==> flow/design.v <==
module spi_8byte (
    input wire clk,
    input wire rst_n,
    input wire sclk,
    input wire mosi,
    input wire ss,
    output wire miso,
    input wire pm,
    input wire [15:0] rate_inst,
    input wire [15:0] rate_avg,
    input wire [7:0] bpm_short_avg,
    input wire [7:0] bpm_long_avg,
    input wire [5:0] rr_short_avg,
    input wire [5:0] rr_long_avg,
    input wire pedal_flag,
    input wire expression_flag,
    input wire bpm_flag,
    input wire rr_flag,
    output reg [63:0] rx_data
);
    reg [1:0] sclk_sync, ss_sync, mosi_sync, pm_sync;
    always @(posedge clk) begin
        sclk_sync <= {sclk_sync[0], sclk};
        ss_sync <= {ss_sync[0], ss};
        mosi_sync <= {mosi_sync[0], mosi};
        pm_sync <= {pm_sync[0], pm};
    end
    wire sclk_rising = (sclk_sync == 2'b01);
    wire sclk_falling = (sclk_sync == 2'b10);
    wire ss_active = ~ss_sync[1];
    reg [5:0] bit_cnt;         
    reg [63:0] rx_buffer;
    reg [63:0] tx_buffer;
    reg miso_reg;
    assign miso = miso_reg;
    wire [63:0] tx_pack = {
        rate_inst,                               
        rate_avg,                                
        bpm_long_avg,                            
        bpm_short_avg,                           
        rr_long_avg [5:0],                       
        rr_short_avg[5:0],                       
        pedal_flag,                              
        (expression_flag | bpm_flag | rr_flag),   
        1'b0, pm_sync[1]                         
    };
    reg [63:0] tx_next;             
    always @(posedge clk or negedge rst_n) begin
        if (!rst_n) begin
            bit_cnt  <= 6'd0;
            rx_buffer <= 64'd0;
            tx_buffer <= 64'd0;
            rx_data <= 64'd0;
            miso_reg <= 1'b0;
        end else begin
            if (!ss_active) begin
                bit_cnt <= 6'd0;
                miso_reg <= 1'b0;
            end else begin
                if (sclk_falling) begin
                    rx_buffer <= {rx_buffer[62:0], mosi_sync[1]};
                    bit_cnt <= bit_cnt + 6'd1;
                    if (bit_cnt == 6'd63) begin
                        rx_data <= {rx_buffer[62:0], mosi_sync[1]};
                    end
                end
                if (sclk_rising) begin
                    if (bit_cnt == 6'd0) begin
                        tx_next = tx_pack;           
                    end else begin
                        tx_next = tx_buffer;         
                    end
                    miso_reg  <= tx_next[63];            
                    tx_buffer <= {tx_next[62:0], 1'b0}; 
                end
            end
        end
    end
endmodule
module multi_clock_divider (
    input wire clk,
    input wire rst_n,
    output reg tick_1hz,
    output reg tick_10hz
);
    reg [26:0] cnt_1hz;
    reg [23:0] cnt_10hz;
    localparam MAX_1HZ   = 27'd4_999;         
    localparam MAX_10HZ  = 24'd499;           
    always @(posedge clk or negedge rst_n) begin
        if (!rst_n) begin
            cnt_1hz <= 0;
            cnt_10hz <= 0;
            tick_1hz <= 0;
            tick_10hz <= 0;
        end else begin
            if (cnt_1hz == MAX_1HZ) begin
                cnt_1hz <= 0;
                tick_1hz <= 1;
            end else begin
                cnt_1hz <= cnt_1hz + 1;
                tick_1hz <= 0;
            end
            if (cnt_10hz == MAX_10HZ) begin
                cnt_10hz <= 0;
                tick_10hz <= 1;
            end else begin
                cnt_10hz <= cnt_10hz + 1;
                tick_10hz <= 0;
            end
        end
    end
endmodule
module check_pedal (
    input wire clk,
    input wire rst_n,
    input wire tick_10hz,
    input wire [7:0] pedal_buffer,
    output reg pedal_flag,
    output reg [15:0] rate_inst,
    output reg [15:0] rate_avg
);
    localparam [15:0] THRESH_LOW = 16'd25;     
    localparam [15:0] THRESH_HIGH = 16'd75;    
    localparam [15:0] THRESH_PEAK = 16'd99;    
    reg [7:0] pedal_curr;
    reg [7:0] pedal_prev;
    reg [15:0] rate_next;        
    reg [15:0] fir_reg [0:7];   
    reg [13:0] fir_sum;          
    reg [13:0] fir_sum_next;     
    reg [3:0] filled;            
    reg signed [9:0] diff_sample;    
    reg [9:0] delta_pos;             
    integer i;
    always @(posedge clk or negedge rst_n) begin
        if (!rst_n) begin
            pedal_flag <= 1'b0;
            pedal_curr <= 8'd0;
            pedal_prev <= 8'd0;
            rate_inst <= 16'd0;
            rate_next <= 16'd0;
            rate_avg <= 16'd0;
            for (i=0; i<8; i=i+1) fir_reg[i] <= 16'd0;
            fir_sum <= 14'd0;
            fir_sum_next <= 14'd0;
            filled <= 4'd0;
        end
        else if (tick_10hz) begin
            diff_sample = $signed({1'b0, pedal_buffer}) - $signed({1'b0, pedal_curr});
            delta_pos = (diff_sample > 0) ? diff_sample[9:0] : 10'd0;   
            rate_next = delta_pos * 16'd10;                             
            fir_sum_next = fir_sum - fir_reg[7] + rate_next;
            for (i=7; i>0; i=i-1) begin
                fir_reg[i] <= fir_reg[i-1];
            end
            fir_reg[0] <= rate_next;
            rate_inst <= rate_next;
            fir_sum <= fir_sum_next;
            rate_avg <= {2'b00, fir_sum_next} >> 3;   
            if (filled == 4'd8) begin
                if ( ((rate_next >= THRESH_LOW) && ( (fir_sum_next >> 3) >= THRESH_HIGH )) || (rate_next >= THRESH_PEAK) )
                    pedal_flag <= 1'b1;
                else
                    pedal_flag <= 1'b0;
            end
            else begin
                pedal_flag <= 1'b0;
            end
            pedal_prev <= pedal_curr;
            pedal_curr <= pedal_buffer;
            if (filled < 4'd8) filled <= filled + 4'd1;
        end
    end
endmodule
module check_expression(
    input wire clk,
    input wire rst_n,
    input wire [7:0] expression_buffer,
    output reg expression_flag
);
    localparam [7:0] exp_surprized = 8'd4;
    always @(posedge clk or negedge rst_n) begin
        if (!rst_n) begin
            expression_flag <= 1'b0;
        end
        else begin
            expression_flag <= (expression_buffer == exp_surprized);
        end
    end
endmodule
module check_bpm (
    input wire clk,
    input wire rst_n,
    input wire tick_10hz,
    input wire [7:0] bpm_buffer,
    output reg bpm_flag,
    output reg [7:0] short_avg,
    output reg [7:0] long_avg
);
    localparam integer SHORT_SAMPLES = 8;    
    localparam integer LONG_SAMPLES = 64;    
    localparam integer SUMS_WIDTH_S = 11;    
    localparam integer SUMS_WIDTH_L = 14;    
    reg [7:0] fir_short [0:SHORT_SAMPLES-1];
    reg [7:0] fir_long [0:LONG_SAMPLES-1];
    reg [SUMS_WIDTH_S-1:0] sum_short;
    reg [SUMS_WIDTH_L-1:0] sum_long;
    reg [3:0] filled_short;  
    reg [6:0] filled_long;   
    reg [7:0] prev_tail_s, prev_tail_l;      
    reg [SUMS_WIDTH_S-1:0] sum_short_next;
    reg [SUMS_WIDTH_L-1:0] sum_long_next;
    reg [SUMS_WIDTH_S+5-1:0] lhs;   
    reg [SUMS_WIDTH_L+3-1:0] rhs;   
    integer i;
    always @(posedge clk or negedge rst_n) begin
        if (!rst_n) begin
            bpm_flag <= 1'b0;
            sum_short <= {SUMS_WIDTH_S{1'b0}};
            sum_long <= {SUMS_WIDTH_L{1'b0}};
            filled_short <= 4'd0;
            filled_long <= 7'd0;
            short_avg <= 8'd0;
            long_avg <= 8'd0;
            for (i=0; i<SHORT_SAMPLES; i=i+1) fir_short[i] <= 8'd0;
            for (i=0; i<LONG_SAMPLES; i=i+1) fir_long[i]  <= 8'd0;
            prev_tail_s <= 8'd0;
            prev_tail_l <= 8'd0;
            sum_short_next <= {SUMS_WIDTH_S{1'b0}};
            sum_long_next <= {SUMS_WIDTH_L{1'b0}}; 
        end
        else if (tick_10hz) begin
            prev_tail_s = fir_short [SHORT_SAMPLES-1];
            prev_tail_l = fir_long [LONG_SAMPLES-1];
            sum_short_next = sum_short - {{(SUMS_WIDTH_S-8){1'b0}}, prev_tail_s} + {{(SUMS_WIDTH_S-8){1'b0}}, bpm_buffer};
            sum_long_next  = sum_long - {{(SUMS_WIDTH_L-8){1'b0}}, prev_tail_l} + {{(SUMS_WIDTH_L-8){1'b0}}, bpm_buffer};
            lhs = {5'd0, sum_short_next} << 5;
            rhs = (sum_long_next * 5);
            if ( (filled_short == SHORT_SAMPLES[3:0]) && (filled_long == LONG_SAMPLES[6:0]) )
                bpm_flag <= (lhs >= rhs);
            else
                bpm_flag <= 1'b0;
            for (i=SHORT_SAMPLES-1; i>0; i=i-1) begin
                fir_short[i] <= fir_short[i-1];
            end
            fir_short[0] <= bpm_buffer;
            for (i=LONG_SAMPLES-1; i>0; i=i-1) begin
                fir_long[i] <= fir_long[i-1];
            end
            fir_long[0] <= bpm_buffer;
            sum_short <= sum_short_next;
            sum_long  <= sum_long_next;
            short_avg <= sum_short_next >> 3;   
            long_avg  <= sum_long_next  >> 6;   
            if (filled_short < SHORT_SAMPLES[3:0]) filled_short <= filled_short + 4'd1;
            if (filled_long  < LONG_SAMPLES[6:0]) filled_long  <= filled_long  + 7'd1;
        end
    end
endmodule
module check_respiration(
    input wire clk,
    input wire rst_n,
    input wire tick_1hz,
    input wire [7:0]  rr_buffer,
    output reg rr_flag,
    output reg [5:0] short_avg,
    output reg [5:0] long_avg
);
    localparam integer SHORT_SAMPLES = 16;       
    localparam integer LONG_SAMPLES = 120;       
    localparam integer SUMS_WIDTH_S = 12;        
    localparam integer SUMS_WIDTH_L = 15;        
    localparam integer CMP_WIDTH = 32;          
    reg [7:0] fir_short [0:SHORT_SAMPLES-1];
    reg [7:0] fir_long [0:LONG_SAMPLES -1];
    reg [SUMS_WIDTH_S-1:0] sum_short, sum_short_next;
    reg [SUMS_WIDTH_L-1:0] sum_long , sum_long_next;
    reg [4:0] filled_short;  
    reg [6:0] filled_long;   
    reg [7:0] prev_tail_s, prev_tail_l;
    reg [CMP_WIDTH-1:0] lhs, rhs;
    reg [7:0] short_avg8;
    reg [7:0] long_avg8;
    integer i;
    always @(posedge clk or negedge rst_n) begin
        if (!rst_n) begin
            rr_flag <= 1'b0;
            sum_short <= {SUMS_WIDTH_S{1'b0}};
            sum_long <= {SUMS_WIDTH_L{1'b0}};
            sum_short_next <= {SUMS_WIDTH_S{1'b0}};
            sum_long_next <= {SUMS_WIDTH_L{1'b0}};
            filled_short <= 5'd0;
            filled_long <= 7'd0;
            short_avg <= 6'd0;
            long_avg <= 6'd0;
            short_avg8 <= 8'd0;
            long_avg8 <= 8'd0;
            for (i=0; i<SHORT_SAMPLES; i=i+1) fir_short[i] <= 8'd0;
            for (i=0; i<LONG_SAMPLES;  i=i+1) fir_long[i] <= 8'd0;
            prev_tail_s <= 8'd0;
            prev_tail_l <= 8'd0;
        end
        else if (tick_1hz) begin
            prev_tail_s = fir_short[SHORT_SAMPLES-1];
            prev_tail_l = fir_long [LONG_SAMPLES -1];
            sum_short_next = sum_short - {{(SUMS_WIDTH_S-8){1'b0}}, prev_tail_s} + {{(SUMS_WIDTH_S-8){1'b0}}, rr_buffer};
            sum_long_next  = sum_long- {{(SUMS_WIDTH_L-8){1'b0}}, prev_tail_l} + {{(SUMS_WIDTH_L-8){1'b0}}, rr_buffer};
            lhs = {{(CMP_WIDTH-SUMS_WIDTH_S){1'b0}}, sum_short_next} * 32'd2400;
            rhs = {{(CMP_WIDTH-SUMS_WIDTH_L){1'b0}}, sum_long_next } * 32'd368;
            if ( (filled_short == SHORT_SAMPLES[4:0]) && (filled_long == LONG_SAMPLES[6:0]) )
                rr_flag <= (lhs >= rhs);
            else
                rr_flag <= 1'b0;
            for (i=SHORT_SAMPLES-1; i>0; i=i-1) begin
                fir_short[i] <= fir_short[i-1];
            end
            fir_short[0] <= rr_buffer;
            for (i=LONG_SAMPLES-1; i>0; i=i-1) begin
                fir_long[i] <= fir_long[i-1];
            end
            fir_long[0] <= rr_buffer;
            sum_short <= sum_short_next;
            sum_long <= sum_long_next;
            short_avg8 <= sum_short_next >> 4;        
            long_avg8 <= sum_long_next  / 8'd120;    
            if (short_avg8 > 8'd63) 
                short_avg <= 6'd63;
            else
                short_avg <= short_avg8[5:0];
            if (long_avg8  > 8'd63)
                long_avg  <= 6'd63;
            else 
                long_avg  <= long_avg8[5:0];
            if (filled_short < SHORT_SAMPLES[4:0]) filled_short <= filled_short + 5'd1;
            if (filled_long  < LONG_SAMPLES[6:0])  filled_long  <= filled_long  + 7'd1;
        end
    end
endmodule
module drive_device (
    input wire clk,
    input wire rst_n,
    input wire pedal_flag,
    input wire expression_flag,
    input wire bpm_flag,
    input wire rr_flag,
    output wire pm,
    output reg drive
);
    parameter CLK_FREQ = 5_000;          
    parameter HIGH_SEC = 1;              
    parameter LOW_SEC = 2;               
    localparam S_IDLE = 2'b00;
    localparam S_HIGH = 2'b01;
    localparam S_LOW = 2'b10;
    localparam HIGH_COUNT = CLK_FREQ * HIGH_SEC;  
    localparam LOW_COUNT = CLK_FREQ * LOW_SEC;   
    reg [1:0] state;
    reg [31:0] counter;  
    assign pm = pedal_flag && (expression_flag || bpm_flag || rr_flag);
    always @(posedge clk or negedge rst_n) begin
        if (!rst_n) begin
            state <= S_IDLE;
            counter <= 32'd0;
            drive <= 1'b0;
        end else begin
            case (state)
                S_IDLE: begin
                    drive <= 1'b0;
                    if (pm) begin
                        state <= S_HIGH;
                        counter <= HIGH_COUNT - 1;
                        drive <= 1'b1;
                    end
                end
                S_HIGH: begin
                    drive <= 1'b1;
                    if (counter != 0) begin
                        counter <= counter - 1'b1;
                    end else begin
                        state <= S_LOW;
                        counter <= LOW_COUNT - 1;
                        drive <= 1'b0;
                    end
                end
                S_LOW: begin
                    drive <= 1'b0;
                    if (counter != 0) begin
                        counter <= counter - 1'b1;
                    end else begin
                        state <= S_IDLE;
                    end
                end
                default: begin
                    state <= S_IDLE;
                    counter <= 32'd0;
                    drive <= 1'b0;
                end
            endcase
        end
    end
endmodule
module PMPD(
    input wire clk,
    input wire rst_n,
    input wire sclk,
    input wire mosi,
    input wire ss,
    output wire miso,            
    output wire drive
);
    wire [63:0] state_buffer;
    wire pm;
    wire [15:0] rate_inst;
    wire [15:0] rate_avg;
    wire [7:0] bpm_short_avg;
    wire [7:0] bpm_long_avg;
    wire [5:0] rr_short_avg;
    wire [5:0] rr_long_avg;
    wire pedal_flag;
    wire expression_flag;
    wire bpm_flag;
    wire rr_flag;
    spi_8byte spi (
        .clk(clk),
        .rst_n(rst_n),
        .sclk(sclk),
        .mosi(mosi),
        .ss(ss), 
        .miso(miso), 
        .pm(pm),
        .rate_inst(rate_inst),
        .rate_avg(rate_avg),
        .bpm_short_avg(bpm_short_avg),
        .bpm_long_avg(bpm_long_avg),
        .rr_short_avg(rr_short_avg),
        .rr_long_avg(rr_long_avg),
        .pedal_flag(pedal_flag),
        .expression_flag(expression_flag),
        .bpm_flag(bpm_flag),
        .rr_flag(rr_flag),
        .rx_data(state_buffer)
    );
    wire tick_1hz;
    wire tick_10hz;
    multi_clock_divider prescaler(
        .clk(clk),
        .rst_n(rst_n),
        .tick_1hz(tick_1hz),
        .tick_10hz(tick_10hz)
    );
    check_pedal check_pedal(
        .clk(clk),
        .rst_n(rst_n),
        .tick_10hz(tick_10hz),
        .pedal_buffer(state_buffer[31:24]),
        .pedal_flag(pedal_flag),
        .rate_inst(rate_inst),
        .rate_avg(rate_avg)
    );
    check_expression check_expression(
        .clk(clk),
        .rst_n(rst_n),
        .expression_buffer(state_buffer[23:16]),
        .expression_flag(expression_flag)        
    );
    check_bpm check_bpm(
        .clk(clk),
        .rst_n(rst_n),
        .tick_10hz(tick_10hz),
        .bpm_buffer(state_buffer[15:8]),
        .bpm_flag(bpm_flag),
        .short_avg(bpm_short_avg),
        .long_avg(bpm_long_avg)
    );
    check_respiration check_respiration(
        .clk(clk),
        .rst_n(rst_n),
        .tick_1hz(tick_1hz),
        .rr_buffer(state_buffer[7:0]),
        .rr_flag(rr_flag),
        .short_avg(rr_short_avg),
        .long_avg(rr_long_avg)
    );
    drive_device drive_device(
        .clk(clk),
        .rst_n(rst_n),
        .pedal_flag(pedal_flag),
        .expression_flag(expression_flag),
        .bpm_flag(bpm_flag),
        .rr_flag(rr_flag),
        .pm(pm),
        .drive(drive)
    );
endmodule
Subject: tool reports on PMPD

Hi,

Reports on PMPD
Module PMPD before and after one edit of its RTL, step after step.
Lines under "before" count in the file above, lines under "after" in the edited file.
"change" is "after" less "before", of the values as shown; "relative change" is that difference over "before", in percent.
Operators carry their Yosys type and port widths (W data, S select, Z words).
Cell names lack the library's common part.
Not given: -
- top: PMPD
- clock input: clk
- library: sky130hd
- library corner: tt_025C_1v80

Edit of the RTL
Unified diff, file above to edited file.
The edit is scripted: it alters the design's behaviour and was not made to optimise anything.
begin of diff
@@ -203,5 +203,5 @@
     localparam integer SUMS_WIDTH_S = 11;    
     localparam integer SUMS_WIDTH_L = 14;    
-    reg [7:0] fir_short [0:SHORT_SAMPLES-1];
+    reg [5:0] fir_short [0:SHORT_SAMPLES-1];
     reg [7:0] fir_long [0:LONG_SAMPLES-1];
     reg [SUMS_WIDTH_S-1:0] sum_short;
end of diff

After elaboration
Counts by Yosys on the flattened word-level netlist (proc, flatten, opt, wreduce). Print and check cells are left out. Cells with the same type and inputs are merged into one.
- cells by class (item ; before ; after ; change ; relative change (%)):
    divide/modulo/power cells ; 1 ; 1 ; 0 ; 0.00
    mux-type cells ; 27 ; 27 ; 0 ; 0.00
    add/sub/neg operators ; 20 ; 20 ; 0 ; 0.00
    multiply operators ; 4 ; 4 ; 0 ; 0.00
    order comparisons ; 13 ; 13 ; 0 ; 0.00
    bitwise operators ; 3 ; 3 ; 0 ; 0.00
    eq/ne operators ; 17 ; 17 ; 0 ; 0.00
    reduce/logical cells ; 22 ; 22 ; 0 ; 0.00
- operators by type and width (operator ; before ; after ; change ; relative change (%)):
    $sub A11 B8 Y11 ; 1 ; 0 ; -1 ; -100.00
    $sub A11 B6 Y11 ; 0 ; 1 ; +1 ; -
Operator kinds equal on both sides are left out: 64.
- storage and ports (item ; before ; after ; change ; relative change (%)):
    register bits ; 1965 ; 2013 ; +48 ; +2.44

Logic depth
Longest topological path by Yosys (ltp), each cell counted once; first at word level (registers and memories cut), then after technology mapping (sequential cells cut; the memories' decode and read muxes count).
- depth (item ; before ; after ; change ; relative change (%)):
    depth after elaboration ; 10 ; 10 ; 0 ; 0.00
    ABC_AREA ; 0 ; 0 ; - ; -
    depth in mapped cells ; 35 ; 35 ; 0 ; 0.00

After synthesis
Yosys stat after the flow's synthesis: flattened, memories mapped to cells. It holds for the ABC_AREA given above (unset counts as 0); a run with the other value may have another netlist.
- synthesis totals (item ; before ; after ; change ; relative change (%)):
    mapped flip-flops ; 1930 ; 1930 ; 0 ; 0.00
    chip area (Yosys) (sq um) ; 82185.1 ; 82486.6 ; +301.5 ; +0.37
    mapped cells ; 5891 ; 5928 ; +37 ; +0.63
- cell types (cell type ; before ; after ; change ; relative change (%)):
    nand2_1 ; 218 ; 239 ; +21 ; +9.63
    o21ai_0 ; 196 ; 212 ; +16 ; +8.16
    xnor2_1 ; 137 ; 124 ; -13 ; -9.49
    nor3_1 ; 19 ; 32 ; +13 ; +68.42
    nor2_1 ; 151 ; 141 ; -10 ; -6.62
    buf_1 ; 19 ; 10 ; -9 ; -47.37
    nand3_1 ; 47 ; 39 ; -8 ; -17.02
    nor4_1 ; 24 ; 16 ; -8 ; -33.33
    inv_1 ; 364 ; 357 ; -7 ; -1.92
    o211ai_1 ; 12 ; 5 ; -7 ; -58.33
    o21bai_1 ; 39 ; 33 ; -6 ; -15.38
    clkbuf_1 ; 217 ; 222 ; +5 ; +2.30
    mux2i_1 ; 61 ; 56 ; -5 ; -8.20
    xor2_1 ; 49 ; 54 ; +5 ; +10.20
    and3_1 ; 17 ; 12 ; -5 ; -29.41
    a211oi_2 ; 0 ; 5 ; +5 ; -
    a22oi_1 ; 4 ; 0 ; -4 ; -100.00
    a211o_1 ; 3 ; 7 ; +4 ; +133.33
Cell types equal on both sides are left out: 13.
The list need not be complete.
The figures by module come from a second, unflattened synthesis with its own total; it is not the netlist above.
- unflattened totals (item ; before ; after ; change ; relative change (%)):
    cells (unflattened synthesis) ; 6219 ; 6196 ; -23 ; -0.37
    area (unflattened synthesis) (sq um) ; 86160.1 ; 85977.5 ; -182.6 ; -0.21
Rows give one instance, submodules left out.
- by module, before (module ; instances ; area (sq um) ; seq. area (sq um) ; cells):
    check_respiration ; 1 ; 43530.5 ; 25524.5 ; 2991
    check_bpm ; 1 ; 22957.0 ; 13738.2 ; 1559
    spi_8byte ; 1 ; 8455.6 ; 5089.9 ; 674
    check_pedal ; 1 ; 6655.1 ; 3253.1 ; 546
    multi_clock_divider ; 1 ; 2423.6 ; 1326.3 ; 219
    drive_device ; 1 ; 2093.3 ; 902.1 ; 226
    check_expression ; 1 ; 45.0 ; 25.0 ; 4
    PMPD ; 1 ; 0.0 ; 0.0 ; 0
- by module, after (module ; instances ; area (sq um) ; seq. area (sq um) ; cells):
    check_respiration ; 1 ; 43530.5 ; 25524.5 ; 2991
    check_bpm ; 1 ; 22825.6 ; 13738.2 ; 1541
    spi_8byte ; 1 ; 8455.6 ; 5089.9 ; 674
    check_pedal ; 1 ; 6655.1 ; 3253.1 ; 546
    multi_clock_divider ; 1 ; 2372.3 ; 1326.3 ; 214
    drive_device ; 1 ; 2093.3 ; 902.1 ; 226
    check_expression ; 1 ; 45.0 ; 25.0 ; 4
    PMPD ; 1 ; 0.0 ; 0.0 ; 0

Timing after synthesis
Source: OpenSTA report_checks on the synthesized netlist (no wires, ideal clock, input and output delay 20% of the period each), path of least setup slack; recovery checks are left aside. Register names are those of the netlist, which keeps one name where synthesis merged equal registers.
- path post-synthesis (item ; before ; after ; change ; relative change (%)):
    path kind ; register to register ; register to register ; - ; -
    from ; register check_respiration.fir_long[119][1] ; register check_respiration.fir_long[119][1] ; - ; -
    to ; register check_respiration.rr_flag ; register check_respiration.rr_flag ; - ; -
    buffers on the path ; 0 ; 0 ; 0 ; -
    driving pins on the path ; 31 ; 29 ; -2 ; -6.45
    slack (ns) ; 3.222 ; 3.224 ; +0.002 ; -
    arrival time (ns) ; 6.650 ; 6.646 ; -0.004 ; -0.06
    clock period (ns) ; 10.0 ; 10.0 ; 0.0 ; 0.00
    time at the first pin (ns) ; 0.000 ; 0.000 ; 0.000 ; -
    path delay (ns) ; 6.778 ; 6.775 ; -0.003 ; -0.04
    data required time (ns) ; 9.872 ; 9.871 ; -0.001 ; -0.01
    synthesis period reached (ns) ; 6.778 ; 6.776 ; -0.002 ; -0.03
"path delay" is the arrival time less input delay plus setup time.
"driving pins on the path" counts driving pins, that of a launching flip-flop among them; a cell with two outputs on the path counts twice.
"synthesis period reached" = period - worst setup slack (recovery checks aside). The figure is calculated, with input and output delays left at 20% of the set period.
The rows between start and end are the longest chain of elaborated cells between them; the timing report does not say that the signal goes this way. Where chains are equally long, one stands for them.
Each line given opens the expression or statement behind the cell; cells for indexed reads and writes are added by Yosys, which also makes memories of some case tables.
At most two assigning lines are given for a register; there are more.
On the way, post-synthesis, before:
- cell sequence: dfrtp_1 fa_1 inv_1 fa_1 a21o_1 a221oi_1 xor2_1 inv_1 ha_1 inv_1 fa_1 inv_1 fa_1 ha_1 inv_1 a21oi_1 o21ai_0 a21boi_0 o21ai_0 a21boi_0 o21ai_0 a21oi_1 o21ai_0 nand2b_1 a21o_1 a21oi_1 xor2_1 ha_1 a2111oi_0 o21a_1 o21ai_0
- cells in the longest elaborated chain at 5
- noted elaborated cells between the ends (all ways): 5
- noted source lines of those cells: 4
- RTL lines, path post-synthesis, before (item ; line ; text):
    start, declared ; 276 ; reg [7:0] fir_long [0:LONG_SAMPLES -1];
    start, assigned ; 300 ; for (i=0; i<LONG_SAMPLES;  i=i+1) fir_long[i] <= 8'd0;
    start, assigned ; 320 ; fir_long[i] <= fir_long[i-1];
    $sub A15 B8 Y15 ; 308 ; sum_long_next  = sum_long- {{(SUMS_WIDTH_L-8){1'b0}}, prev_tail_l} + {{(SUMS_WIDTH_L-8){1'b0}}, rr_buffer};
    $add A15 B8 Y15 ; 308 ;
    $mul A15 B5 Y20 ; 310 ; rhs = {{(CMP_WIDTH-SUMS_WIDTH_L){1'b0}}, sum_long_next } * 32'd368;
    $ge A32 B32 Y1 ; 312 ; rr_flag <= (lhs >= rhs);
    $mux W1 ; 311 ; if ( (filled_short == SHORT_SAMPLES[4:0]) && (filled_long == LONG_SAMPLES[6:0]) )
    end, assigned ; 312 ;
    end, assigned ; 314 ; rr_flag <= 1'b0;
    end, declared ; 266 ; output reg rr_flag,
On the way, post-synthesis, after:
- cell sequence: dfrtp_1 fa_1 inv_1 fa_1 a21oi_1 o221ai_2 a21o_1 a21oi_1 xor2_1 clkinv_1 ha_1 inv_1 fa_1 inv_1 fa_1 ha_1 inv_1 a21oi_1 o21ai_0 a21oi_1 o21ai_0 a21boi_0 o211a_1 a211o_1 ha_1 a211oi_1 nand2_1 a31oi_1 o21ai_0
- cells in the longest elaborated chain at 5
- noted elaborated cells between the ends (all ways): 5
- noted source lines of those cells: 4
- RTL lines, path post-synthesis, after (item ; line ; text):
    start, declared ; 276 ; reg [7:0] fir_long [0:LONG_SAMPLES -1];
    start, assigned ; 300 ; for (i=0; i<LONG_SAMPLES;  i=i+1) fir_long[i] <= 8'd0;
    start, assigned ; 320 ; fir_long[i] <= fir_long[i-1];
    $sub A15 B8 Y15 ; 308 ; sum_long_next  = sum_long- {{(SUMS_WIDTH_L-8){1'b0}}, prev_tail_l} + {{(SUMS_WIDTH_L-8){1'b0}}, rr_buffer};
    $add A15 B8 Y15 ; 308 ;
    $mul A15 B5 Y20 ; 310 ; rhs = {{(CMP_WIDTH-SUMS_WIDTH_L){1'b0}}, sum_long_next } * 32'd368;
    $ge A32 B32 Y1 ; 312 ; rr_flag <= (lhs >= rhs);
    $mux W1 ; 311 ; if ( (filled_short == SHORT_SAMPLES[4:0]) && (filled_long == LONG_SAMPLES[6:0]) )
    end, assigned ; 312 ;
    end, assigned ; 314 ; rr_flag <= 1'b0;
    end, declared ; 266 ; output reg rr_flag,

Timing after layout
Path of least setup slack in the final report of each run of set A (OpenROAD, finished layout, wires in). Where an end is a register, its clock arrival counts in the times.
- path post-layout (item ; before ; after ; change ; relative change (%)):
    path kind ; register to register ; register to register ; - ; -
    from ; register (no name shown) ; register spi.rx_data[1] ; - ; -
    to ; register check_respiration.rr_flag ; register check_respiration.rr_flag ; - ; -
    time at the first pin (ns) ; 0.80 ; 0.79 ; -0.01 ; -1.25
    clock period (ns) ; 8.01 ; 8.01 ; 0.00 ; 0.00
    buffers on the path ; 0 ; 0 ; 0 ; -
    slack (ns) ; 0.72 ; 0.70 ; -0.02 ; -
    arrival time (ns) ; 7.96 ; 8.02 ; +0.06 ; +0.75
    driving pins on the path ; 32 ; 35 ; +3 ; +9.38
    data required time (ns) ; 8.67 ; 8.72 ; +0.05 ; +0.58
The rows between start and end are the longest chain of elaborated cells between them; the timing report does not say that the signal goes this way. Where chains are equally long, one stands for them.
At most two assigning lines are given for a register; there are more.
On the way, post-layout, before:
- cell sequence: dfrtp_1 fa_1 inv_1 fa_1 a21o_1 a21oi_1 o21bai_1 a21oi_1 xnor2_1 ha_1 ha_1 inv_1 fa_1 fa_1 inv_1 ha_1 o21ai_0 a21boi_0 o21ai_0 a21boi_0 o21ai_0 a21boi_0 o21ai_0 nand2b_1 a21oi_1 nor2b_1 nor2_1 xnor2_1 ha_1 a2111oi_0 o21a_1 o21ai_0
- cells in the longest elaborated chain at 5
- noted elaborated cells between the ends (all ways): 5
- noted source lines of those cells: 4
- RTL lines, path post-layout, before (item ; line ; text):
    $sub A12 B8 Y12 ; 307 ; sum_short_next = sum_short - {{(SUMS_WIDTH_S-8){1'b0}}, prev_tail_s} + {{(SUMS_WIDTH_S-8){1'b0}}, rr_buffer};
    $add A12 B8 Y12 ; 307 ;
    $mul A12 B7 Y19 ; 309 ; lhs = {{(CMP_WIDTH-SUMS_WIDTH_S){1'b0}}, sum_short_next} * 32'd2400;
    $ge A32 B32 Y1 ; 312 ; rr_flag <= (lhs >= rhs);
    $mux W1 ; 311 ; if ( (filled_short == SHORT_SAMPLES[4:0]) && (filled_long == LONG_SAMPLES[6:0]) )
    end, assigned ; 312 ;
    end, assigned ; 314 ; rr_flag <= 1'b0;
    end, declared ; 266 ; output reg rr_flag,
On the way, post-layout, after:
- cell sequence: dfrtp_1 inv_1 fa_1 inv_1 ha_1 a21o_1 a21oi_1 o21bai_1 a21oi_2 o21bai_1 a21oi_2 xnor2_2 ha_1 ha_1 inv_1 fa_1 inv_1 fa_1 ha_1 a21boi_0 o21ai_0 a21boi_0 o21ai_0 a21boi_0 o21ai_0 nand2b_1 a21o_1 a21oi_1 o21ai_0 ha_1 o2111ai_1 nor3_1 o21ai_0 a21boi_0 o21ai_0
- cells in the longest elaborated chain at 4
- noted elaborated cells between the ends (all ways): 6
- noted source lines of those cells: 6
- RTL lines, path post-layout, after (item ; line ; text):
    start, declared ; 19 ; output reg [63:0] rx_data
    start, assigned ; 53 ; rx_data <= 64'd0;
    start, assigned ; 64 ; rx_data <= {rx_buffer[62:0], mosi_sync[1]};
    $add A12 B8 Y12 ; 307 ; sum_short_next = sum_short - {{(SUMS_WIDTH_S-8){1'b0}}, prev_tail_s} + {{(SUMS_WIDTH_S-8){1'b0}}, rr_buffer};
    $mul A12 B7 Y19 ; 309 ; lhs = {{(CMP_WIDTH-SUMS_WIDTH_S){1'b0}}, sum_short_next} * 32'd2400;
    $ge A32 B32 Y1 ; 312 ; rr_flag <= (lhs >= rhs);
    $mux W1 ; 311 ; if ( (filled_short == SHORT_SAMPLES[4:0]) && (filled_long == LONG_SAMPLES[6:0]) )
    end, assigned ; 312 ;
    end, assigned ; 314 ; rr_flag <= 1'b0;
    end, declared ; 266 ; output reg rr_flag,

Measured runs
Runs of the flow (Yosys, OpenROAD) on both versions; the two runs of a pair have the same settings. The constraints put input and output delay at 20% of the set period each and load the outputs with 0.01 pF.
Flow settings, set A:
- period_ns at 8.01
- CAP_MARGIN at 20
- noted CORE_MARGIN: 2
- CORE_UTILIZATION: 40
- noted SLEW_MARGIN: 20
- final reports, set A (item ; before ; after ; change ; relative change (%)):
    reached clock period (ns) ; 7.291 ; 7.308 ; +0.017 ; +0.23
    standard-cell area after layout (sq um) ; 92149.6 ; 92332.3 ; +182.7 ; +0.20
    total power after layout (W) ; 0.019445 ; 0.019344 ; -0.000101 ; -0.52
    area of the die (sq um) ; 209105.0 ; 209865.0 ; +760.0 ; +0.36
    Yosys chip area after synthesis (sq um) ; 82185.1 ; 82486.6 ; +301.5 ; +0.37
    summed negative setup slack (ns) ; 0.000 ; 0.000 ; 0.000 ; -
    worst-case hold slack (ns) ; 0.327 ; 0.337 ; +0.010 ; -
    post-layout utilization ; 0.451 ; 0.451 ; 0.000 ; -
    worst setup slack after layout (ns) ; 0.719 ; 0.702 ; -0.017 ; -
Flow settings, set B:
- ABC_AREA: 1
- noted CORE_MARGIN: 5
- CORE_UTILIZATION: 38
- noted CTS_CLUSTER_SIZE: 67
- noted GPL_TIMING_DRIVEN: 0
- noted HOLD_SLACK_MARGIN: 0.14
- PLACE_DENSITY_LB_ADDON: 0.02
- period_ns at 6.51
- CAP_MARGIN at 20
- noted SLEW_MARGIN: 20
- final reports, set B (item ; before ; after ; change ; relative change (%)):
    reached clock period (ns) ; 6.949 ; 6.806 ; -0.143 ; -2.06
    standard-cell area after layout (sq um) ; 95888.2 ; 95462.8 ; -425.4 ; -0.44
    total power after layout (W) ; 0.024975 ; 0.024816 ; -0.000159 ; -0.64
    area of the die (sq um) ; 226781.0 ; 226452.0 ; -329.0 ; -0.15
    Yosys chip area after synthesis (sq um) ; 82595.5 ; 82472.8 ; -122.7 ; -0.15
    summed negative setup slack (ns) ; -0.439 ; -0.296 ; +0.143 ; -
    worst-case hold slack (ns) ; 0.328 ; 0.324 ; -0.004 ; -
    post-layout utilization ; 0.442 ; 0.441 ; -0.001 ; -
    worst setup slack after layout (ns) ; -0.439 ; -0.296 ; +0.143 ; -
"reached clock period": clock period set for the run, less the worst setup slack. It is reckoned from that one timing run; input and output delays stay at 20% of the period that was set.
"total power after layout" rests on the timing tool's default activity at the inputs, not on a simulated workload.

Regards
